==> flow/design.v <==
module pmi_ram_dp #(
  parameter pmi_wr_addr_depth = 256,
  parameter pmi_wr_addr_width = 8,
  parameter pmi_wr_data_width = 8,
  parameter pmi_rd_addr_depth = 256,
  parameter pmi_rd_addr_width = 8,
  parameter pmi_rd_data_width = 8,
  parameter pmi_regmode       = "reg",
  parameter pmi_resetmode     = "async",
  parameter pmi_family        = "common"
) (
  input  [pmi_wr_data_width-1:0] Data,
  input  [pmi_wr_addr_width-1:0] WrAddress,
  input  [pmi_rd_addr_width-1:0] RdAddress,
  input                          WrClock,
  input                          RdClock,
  input                          WrClockEn,
  input                          RdClockEn,
  input                          WE,
  input                          Reset,
  output reg [pmi_rd_data_width-1:0] Q
);
  localparam AW = $clog2(pmi_wr_addr_depth);
  reg [pmi_wr_data_width-1:0] mem [0:pmi_wr_addr_depth-1];
  reg [AW-1:0] rd_addr_q;
  always @(posedge WrClock)
    if (WrClockEn && WE)
      mem[WrAddress[AW-1:0]] <= Data;
  always @(posedge RdClock or posedge Reset)
    if (Reset) begin
      rd_addr_q <= 'd0;
      Q         <= 'd0;
    end else if (RdClockEn) begin
      rd_addr_q <= RdAddress[AW-1:0];
      Q         <= mem[rd_addr_q];
    end
endmodule
module pmi_mult #(
  parameter pmi_dataa_width         = 16,
  parameter pmi_datab_width         = 16,
  parameter pmi_sign                = "on",
  parameter pmi_additional_pipeline = 1,
  parameter pmi_input_reg           = "on",
  parameter pmi_output_reg          = "on",
  parameter pmi_family              = "common",
  parameter pmi_implementation      = "DSP"
) (
  input  [pmi_dataa_width-1:0] DataA,
  input  [pmi_datab_width-1:0] DataB,
  input                        Clock,
  input                        ClkEn,
  input                        Aclr,
  output reg [pmi_dataa_width+pmi_datab_width-1:0] Result
);
  reg [pmi_dataa_width-1:0] a_q;
  reg [pmi_datab_width-1:0] b_q;
  reg [pmi_dataa_width+pmi_datab_width-1:0] p_q;
  reg [pmi_dataa_width+pmi_datab_width-1:0] p_q2;
  always @(posedge Clock or posedge Aclr)
    if (Aclr) begin
      a_q    <= 'd0;
      b_q    <= 'd0;
      p_q    <= 'd0;
      p_q2   <= 'd0;
      Result <= 'd0;
    end else if (ClkEn) begin
      a_q    <= DataA;
      b_q    <= DataB;
      p_q    <= $signed(a_q) * $signed(b_q);
      p_q2   <= p_q;
      Result <= p_q2;
    end
endmodule
`timescale 1ns / 1ps
module Wienerfilter#(
    parameter WIDTH    = 16,
    parameter COL_NUM  = 128, 
    parameter ROW_NUM  = 2,
    localparam ADDR_DEP  =  COL_NUM * ROW_NUM,
    localparam ADDR_WID  =  $clog2(ADDR_DEP) + 'd1,
    localparam Serial_COL  =  $clog2(COL_NUM) + 'd1,
    localparam Serial_ROW  =  $clog2(ROW_NUM) + 'd1
)
(
input clk,
input rst,
input start,
input [ADDR_WID-1:0]wr_addr,
input ram_wr_en,
input [WIDTH-1:0]ram_data_in,
input  wire[7:0]rd_wiener,
input [1:0]rd_bank,
input      rd_para,
input [Serial_COL-1:0]wr_data_addr,
input ram_wr_data_en,
input [WIDTH-1:0]ram_data_wr_in,
output [WIDTH*2-1:0]DSP_ADD_DATA_o,
output reg[WIDTH*4-1:0]Wiener_data,
output reg Wiener_data_v,
output finish_cal_o,
output wire [WIDTH/2-1:0]ram_data_out_o,
output data_wr_v_o
) ;
localparam INIT      = 0,
           START     = 1, 
           READ_DATA = 2,
           WAIT_READ = 3,
           MULT_CAL  = 4,
           WAIT_CAL  = 5,
           ADD_CAL   = 6,
           DET       = 7, 
           FINISH    = 8;
reg [6:0]STATE;
reg [Serial_COL - 1:0 ]COL_cnt;
reg [Serial_ROW - 1:0 ]ROW_cnt;
reg [ADDR_WID-1:0]rd_ad_para;
reg [ADDR_WID-1:0]rd_addr;
always@(*) begin 
  rd_ad_para = rd_para? {rd_bank,rd_wiener[5:0]}:rd_addr;
end
wire [WIDTH/2-1:0]ram_data_out;
assign ram_data_out_o=ram_data_out;
wire [WIDTH-1:0]ram_data_data_out;
pmi_ram_dp
#(
  .pmi_wr_addr_depth    (ADDR_DEP ),  
  .pmi_wr_addr_width    (ADDR_WID ),  
  .pmi_wr_data_width    (WIDTH/2 ),  
  .pmi_rd_addr_depth    (ADDR_DEP ),  
  .pmi_rd_addr_width    (ADDR_WID ),  
  .pmi_rd_data_width    (WIDTH/2 ),  
  .pmi_regmode          ( "reg" ),  
  .pmi_resetmode        ("async" ),  
  .pmi_family           ("common" )   
) pmi_ram_dp_inst (
  .Data      (ram_data_in ),   
  .WrAddress (wr_addr ),   
  .RdAddress (rd_ad_para), 
  .WrClock   (clk   ),   
  .RdClock   (clk   ),   
  .WrClockEn (1 ),   
  .RdClockEn (1 ),   
  .WE        (ram_wr_en), 
  .Reset     (rst),   
  .Q         (ram_data_out )    
);
pmi_ram_dp
#(
  .pmi_wr_addr_depth    (COL_NUM ),  
  .pmi_wr_addr_width    (Serial_COL ),  
  .pmi_wr_data_width    (WIDTH ),  
  .pmi_rd_addr_depth    (COL_NUM ),  
  .pmi_rd_addr_width    (Serial_COL ),  
  .pmi_rd_data_width    (WIDTH ),  
  .pmi_regmode          ( "reg" ),  
  .pmi_resetmode        ("async" ),  
  .pmi_family           ("common" )   
) pmi_ram_dp_inst_data (
  .Data      (ram_data_wr_in ),   
  .WrAddress (wr_data_addr ),   
  .RdAddress (COL_cnt ),   
  .WrClock   (clk   ),   
  .RdClock   (clk   ),   
  .WrClockEn (1 ),   
  .RdClockEn (1 ),   
  .WE        (ram_wr_data_en), 
  .Reset     (rst),   
  .Q         (ram_data_data_out )    
);
reg finish_cal;
reg [WIDTH*2-1:0]DSP_ADD_DATA;
wire [WIDTH*2-1:0]result;
reg start_mult,start_mult_d,start_mult_dd;
reg data_wr_v;
always@(posedge clk or posedge rst) begin 
 if(rst) begin 
    STATE <= INIT;
    ROW_cnt <= 'd0;
    COL_cnt <= 'd0;
    start_mult <= 'd0;
    finish_cal <= 'd0;
    DSP_ADD_DATA <= 'd0;
    data_wr_v <='d0;
 end
 else begin 
   case(STATE) 
   INIT      :begin
    ROW_cnt <= 'd0;
    COL_cnt <= 'd0;  
    start_mult <= 'd0;
    finish_cal <= 'd0;
    DSP_ADD_DATA <= 'd0;
    data_wr_v <='d0;
    if(start) begin
        STATE <= START;
     end
    else      begin
        STATE <= INIT;
     end
        end
   START     :begin  
       STATE <= READ_DATA;
       start_mult <= 'd0;
       DSP_ADD_DATA <= DSP_ADD_DATA;
       data_wr_v <='d0;
        end
   READ_DATA :begin  
       STATE <= WAIT_READ;
       start_mult <= 'd0;
        end
   WAIT_READ :begin  
       STATE <= MULT_CAL;  
       start_mult <= 'd1;
        end
   MULT_CAL  :begin  
    STATE <= WAIT_CAL;  
    start_mult <= 'd0;
        end
   WAIT_CAL  :begin  
      if(start_mult_dd) begin STATE <= ADD_CAL;  end
      else begin STATE <= WAIT_CAL;  end
        end
   ADD_CAL :begin 
     if(COL_cnt <  COL_NUM - 'd1) begin
        COL_cnt <= COL_cnt + 'd1;
        STATE   <= START;
        data_wr_v <='d0;
        DSP_ADD_DATA <= DSP_ADD_DATA + result;
      end
     else begin
        COL_cnt <= 0;
        STATE   <= DET;
        data_wr_v <='d1;
        DSP_ADD_DATA <= DSP_ADD_DATA+ result;
      end 
   end    
   DET       :begin  
     DSP_ADD_DATA <= 'd0;
     data_wr_v <='d0;
     if(ROW_cnt <  ROW_NUM - 'd1) begin
        ROW_cnt <= ROW_cnt + 'd1;
        STATE   <= START;
        finish_cal <= 'd0;
      end
     else begin 
        ROW_cnt <= 'd0;
        STATE   <= FINISH;
        finish_cal <= 'd1;
     end
        end
   FINISH    :begin  
    data_wr_v <='d0;
    DSP_ADD_DATA <= 'd0;
    finish_cal <= 'd0;
    STATE   <= INIT;
        end
   endcase
 end
end
assign finish_cal_o = finish_cal;
assign DSP_ADD_DATA_o = DSP_ADD_DATA;
always@(posedge clk or posedge rst) begin 
    if(rst) begin 
        start_mult_d<= 'd0;
        start_mult_dd<= 'd0;
    end
    else begin 
        start_mult_d <= start_mult;
        start_mult_dd<= start_mult_d;
    end
   end
   always@(*) begin 
case(ROW_cnt) 
  'd0: rd_addr =  COL_cnt  ;
  'd1: rd_addr =  COL_NUM + COL_cnt ;
  'd2: rd_addr = {COL_NUM,1'd0 } + COL_cnt ;
  'd3: rd_addr = {COL_NUM,1'd0 } + COL_cnt + COL_NUM ;
endcase
   end
wire [WIDTH-1:0]data_in0,data_in1;
assign data_in0 = {{8{ram_data_out[WIDTH/2-1]}},ram_data_out};
 assign data_in1 = ram_data_data_out;
   pmi_mult
   #(
     .pmi_dataa_width         (WIDTH),  
     .pmi_datab_width         (WIDTH ),  
     .pmi_sign                ("on" ),  
     .pmi_additional_pipeline (1 ),  
     .pmi_input_reg           ( "on" ),  
     .pmi_output_reg          ( "on" ),  
     .pmi_family              ("common"  ),  
     .pmi_implementation      ("DSP" )   
   ) pmi_mult_dsp (
     .DataA  (data_in0 ),   
     .DataB  (data_in1 ),   
     .Clock  (clk ),   
     .ClkEn  (1 ),   
     .Aclr   (rst ),   
     .Result (result )    
   );
assign data_wr_v_o = data_wr_v;
always@(posedge clk or posedge rst)
 begin 
   if(rst) begin 
    Wiener_data  <='d0;
    Wiener_data_v<='d0;
   end
   else begin
case(ROW_cnt)
 'd0:begin if(data_wr_v) begin Wiener_data[WIDTH*1-1:WIDTH*0] <= DSP_ADD_DATA[15:0];  Wiener_data_v<='d0; end else begin Wiener_data <= Wiener_data; Wiener_data_v<='d0; end end
 'd1:begin if(data_wr_v) begin Wiener_data[WIDTH*2-1:WIDTH*1] <= DSP_ADD_DATA[15:0];  Wiener_data_v<='d0; end else begin Wiener_data <= Wiener_data; Wiener_data_v<='d0; end end
 'd2:begin if(data_wr_v) begin Wiener_data[WIDTH*3-1:WIDTH*2] <= DSP_ADD_DATA[23:8];  Wiener_data_v<='d0; end else begin Wiener_data <= Wiener_data; Wiener_data_v<='d0; end end
 'd3:begin if(data_wr_v) begin Wiener_data[WIDTH*4-1:WIDTH*3] <= DSP_ADD_DATA[23:8];  Wiener_data_v<='d1; end else begin Wiener_data <= Wiener_data; Wiener_data_v<='d0; end end
endcase 
    end
 end
endmodule
* Tool chain data of Wienerfilter
What the tools print for Wienerfilter, step after step.
Lines are those of the file above, counted from 1.
Operators: Yosys type, input widths -> output width; for muxes data width and select width s.
Library cell names are shortened.
The mark n/a stands for no value.
- Top :: Wienerfilter
- Clock :: clk
- Library :: sky130hd
- Library corner :: tt_025C_1v80

* Word-level counts
Source: Yosys, flattened and elaborated, memories not mapped. Widths are those after wreduce. Registers that Yosys merges into a memory's read port (data or address) are not register bits. Print and check cells do not count. Equal cells are merged and count once.
Memory sizes are those after Yosys's memory passes, which may raise the word count (mostly to a power of two), join words into wider ones and drop unused or constant bits.
- Register bits :: 254
- Latch bits :: 0
- Memory bits (writable) :: 4096
- ROM bits :: 0
- Clocked read ports x word width :: 24
- Memories kept :: 2
- Output and inout port bits :: 107
- Word-level cells :: 86
- Add/sub/neg operators :: 6
- $mul :: 1
- Divide/modulo/power cells :: 0
- $lt $le $gt $ge :: 2
- Equality and inequality tests :: 11
- Shifts and indexed selects :: 0
- Multiplexer cells :: 25
- Bitwise logic cells :: 0
- Reduce/logical cells :: 18
** Memories
- pmi_ram_dp_inst.mem :: words 256, width 8, rd ports 1, wr ports 1, RTL line 24 : reg [pmi_wr_data_width-1:0] mem [0:pmi_wr_addr_depth-1];
- pmi_ram_dp_inst_data.mem :: words 128, width 16, rd ports 1, wr ports 1, RTL line 24
** Operator list (number)
- $mul 8x16->24 :: 1
- $pmux 32 s2 :: 1
- $pmux 7 s9 :: 1
- $add 32x32->32 :: 1
- $pmux 8 s4 :: 1
- $mux 8 :: 4
- $eq 7x3->1 const B :: 4
- $pmux 8 s2 :: 1
- $mux 16 :: 1
- $eq 7x2->1 const B :: 2
- $reduce_bool 2->1 :: 6
- $reduce_bool 9->1 :: 1
- $add 1x8->8 const A :: 1
- $reduce_and 2->1 :: 4
- $reduce_or 4->1 :: 2
- $add 8x1->8 const B :: 1
- $lt 8x7->1 const B :: 1
- $add 8x8->8 const A :: 1
- $add 8x8->8 const B :: 1
- $pmux 1 s2 :: 4
- $eq 7x1->1 const B :: 1
- $eq 7x4->1 const B :: 1
- $logic_not 7->1 :: 1
- $mux 7 :: 1
- $reduce_or 3->1 :: 2
- $mux 1 :: 6
- $eq 2x2->1 const B :: 2
- $pmux 2 s2 :: 1
Not listed: further kinds 8, cells in them 9.

* Logic depth
Longest topological path by Yosys (ltp), each cell counted once; first at word level (registers and memories cut), then after technology mapping (sequential cells cut; the memories' decode and read muxes count).
- Depth after elaboration :: 4
- ABC_AREA :: 0
- Gate-level depth with buffers :: 19

* Mapped cells and area
The flow's flattened synthesis, as Yosys stat reports it; memories are mapped. The netlist is that of the ABC_AREA named above (0 if unset); the other value can give another one.
** Cells by type (number)
- edfxtp_1 :: 4096
- mux4_2 :: 1352
- dfrtp_1 :: 255
- fa_1 :: 104
- nor2_1 :: 454
- ha_1 :: 82
- mux2_2 :: 87
- clkbuf_1 :: 246
- and2_1 :: 95
- inv_1 :: 150
- nand2_1 :: 103
- buf_1 :: 78
- xnor2_1 :: 32
- buf_2 :: 53
- a21oi_1 :: 47
- o21ai_0 :: 43
- a21o_1 :: 26
- nand3_1 :: 35
Other cell types: 45; their cells: 192.
- Standard cells after synthesis :: 7530
- Cell area after synthesis :: 171175.4 um^2
- Flip-flops :: 4352
- Buffers :: 379
The figures by module come from a second, unflattened synthesis with its own total; it is not the netlist above.
- Cells (unflattened synthesis) :: 9712
- Area total of the unflattened synthesis :: 181348.9 um^2
Rows give one instance, submodules left out.
** By module
- pmi_ram_dp :: times used 1, cells 3912, area 80270.7 um^2
- pmi_ram_dp :: times used 1, cells 3843, area 80114.3 um^2
- pmi_mult :: times used 1, cells 1356, area 14453.9 um^2
- Wienerfilter :: times used 1, cells 601, area 6510.0 um^2

* Timing after synthesis
Source: OpenSTA report_checks on the synthesized netlist (no wires, ideal clock, input and output delay 20% of the period each), path of least setup slack; recovery checks are left aside. Register names are those of the netlist, which keeps one name where synthesis merged equal registers.
- Path type :: reg-to-reg
- Start :: register pmi_mult_dsp.a_q[7]
- End :: register pmi_mult_dsp.p_q[30]
- Clock period :: 5600 ps
- Library setup time :: 125 ps
- Time at the first pin :: 0 ps
- Arrival time :: 4639 ps
- Data required time :: 5475 ps
- Slack :: 836 ps
- Path delay :: 4764 ps
- Driving pins on the path :: 17
- Buffers on the path :: 1
- Synthesis period reached :: 4764 ps
"path delay" is the arrival time less input delay plus setup time.
"driving pins on the path" counts driving pins, that of a launching flip-flop among them; a cell with two outputs on the path counts twice.
"synthesis period reached" is the clock period less the worst setup slack; recovery checks do not enter. This is arithmetic on one report: input and output delays are still those of the set period (20% each).
Between the ends stands the longest chain of elaborated cells between them, by number of cells; it is not shown to be the way that was timed. Of several equally long chains one is given.
A line is the first line of the expression or statement that the cell stems from. Yosys adds cells for indexed reads and writes and turns some case tables into memories.
- Cells stage by stage :: dfrtp_1 > inv_1 > buf_1 > nor2_1 > fa_1 > fa_1 > fa_1 > inv_1 > fa_1 > inv_1 > ha_1 > o2111a_1 > a21o_1 > o41ai_1 > o21ai_0 > a31oi_1 > xnor2_1
- Length of the longest elaborated chain :: 1
- Elaborated cells on any way between the ends :: 1
- RTL lines with such cells :: 1
- Classes of those cells :: mul (1)
** RTL lines, path after synthesis
- from (decl) :: RTL line 55 : reg [pmi_dataa_width-1:0] a_q;
- from (assign) :: RTL line 61 : a_q    <= 'd0;
- from (assign) :: RTL line 67 : a_q    <= DataA;
- $mul 8x16->24 :: RTL line 69 : p_q    <= $signed(a_q) * $signed(b_q);
- to (assign) :: RTL line 63 : p_q    <= 'd0;
- to (assign) :: RTL line 69
- to (decl) :: RTL line 57 : reg [pmi_dataa_width+pmi_datab_width-1:0] p_q;

* Worst path after layout
From the final timing report of record 2: the path of least setup slack in the routed layout; clock arrival at registers is part of the times.
The report prints the path's times to 10 ps; the period is as set.
- Path type :: reg-to-reg
- Start :: register pmi_mult_dsp.a_q[3]
- End :: register pmi_mult_dsp.p_q[22]
- Clock period :: 5220 ps
- Library setup time :: 120 ps
- Time at the first pin :: 940 ps
- Arrival time :: 5750 ps
- Data required time :: 6050 ps
- Slack :: 300 ps
- Driving pins on the path :: 16
- Buffers on the path :: 1
Between the ends stands the longest chain of elaborated cells between them, by number of cells; it is not shown to be the way that was timed. Of several equally long chains one is given.
- Cells stage by stage :: dfrtp_1 > buf_4 > and2_1 > fa_1 > fa_1 > fa_1 > inv_1 > fa_1 > inv_1 > ha_1 > or3_1 > a311oi_1 > o31ai_2 > a211oi_1 > a21oi_1 > xor2_1
- Length of the longest elaborated chain :: 1
- Elaborated cells on any way between the ends :: 1
- RTL lines with such cells :: 1
- Classes of those cells :: mul (1)
** RTL lines, path post-layout
- from (decl) :: RTL line 55 : reg [pmi_dataa_width-1:0] a_q;
- from (assign) :: RTL line 61 : a_q    <= 'd0;
- from (assign) :: RTL line 67 : a_q    <= DataA;
- $mul 8x16->24 :: RTL line 69 : p_q    <= $signed(a_q) * $signed(b_q);
- to (assign) :: RTL line 63 : p_q    <= 'd0;
- to (assign) :: RTL line 69
- to (decl) :: RTL line 57 : reg [pmi_dataa_width+pmi_datab_width-1:0] p_q;

Subject: Wienerfilter on sky130hd, stored results

Hello all,

Wienerfilter through Yosys and OpenROAD on sky130hd: 4 stored runs, unordered, with their settings and measured results. The constraints put input and output delay at 20% of the set period each and load the outputs with 0.01 pF.
By "clock period achieved" is meant the clock period of the run minus its worst setup slack. This is arithmetic on one report: input and output delays are still those of the set period (20% each).
"total power after layout": no workload was simulated; the value follows from the tool's default switching activity.

** Record 1
- Settings :: ABC_AREA=1; CELL_PAD_IN_SITES_DETAIL_PLACEMENT=2; CORE_UTILIZATION=57; CTS_CLUSTER_DIAMETER=86; MAX_ROUTING_LAYER=met5; MIN_ROUTING_LAYER=met2; PLACE_DENSITY=0.71; period_ns=8.17; CAP_MARGIN=20; CORE_MARGIN=2; SLEW_MARGIN=20
- Outcome :: incomplete, placement halted on DPL-0033

** Record 2
- Settings :: CORE_UTILIZATION=45; period_ns=5.22; CAP_MARGIN=20; CORE_MARGIN=2; SLEW_MARGIN=20
- Netlist area reported by Yosys :: 171175.4 um^2
- Full die area :: 385337.0 um^2
- Standard-cell area after routing :: 194846.0 um^2
- Worst setup slack after layout :: 295 ps
- Total negative slack :: 0 ps
- Lowest hold slack :: 341 ps
- Total power after layout :: 75510 uW
- Clock period achieved :: 4925 ps

** Record 3
- Settings :: ABC_AREA=1; CAP_MARGIN=15; CELL_PAD_IN_SITES_GLOBAL_PLACEMENT=2; CORE_ASPECT_RATIO=1.01; CORE_MARGIN=5; CORE_UTILIZATION=59; CTS_CLUSTER_DIAMETER=254; GPL_ROUTABILITY_DRIVEN=0; GPL_TIMING_DRIVEN=0; HOLD_SLACK_MARGIN=-0.01; MAX_ROUTING_LAYER=met4; PLACE_DENSITY_LB_ADDON=0.06; SETUP_SLACK_MARGIN=0.32; TNS_END_PERCENT=25; period_ns=5.53; SLEW_MARGIN=20
- Netlist area reported by Yosys :: 178527.5 um^2
- Full die area :: 313691.0 um^2
- Standard-cell area after routing :: 204635.0 um^2
- Worst setup slack after layout :: 281 ps
- Total negative slack :: 0 ps
- Lowest hold slack :: 321 ps
- Total power after layout :: 108768 uW
- Clock period achieved :: 5249 ps

** Record 4
- Settings :: CORE_UTILIZATION=45; period_ns=7.06; CAP_MARGIN=20; CORE_MARGIN=2; SLEW_MARGIN=20
- Netlist area reported by Yosys :: 171175.4 um^2
- Full die area :: 385337.0 um^2
- Standard-cell area after routing :: 194092.0 um^2
- Worst setup slack after layout :: 1817 ps
- Total negative slack :: 0 ps
- Lowest hold slack :: 342 ps
- Total power after layout :: 56452 uW
- Clock period achieved :: 5243 ps

Thanks
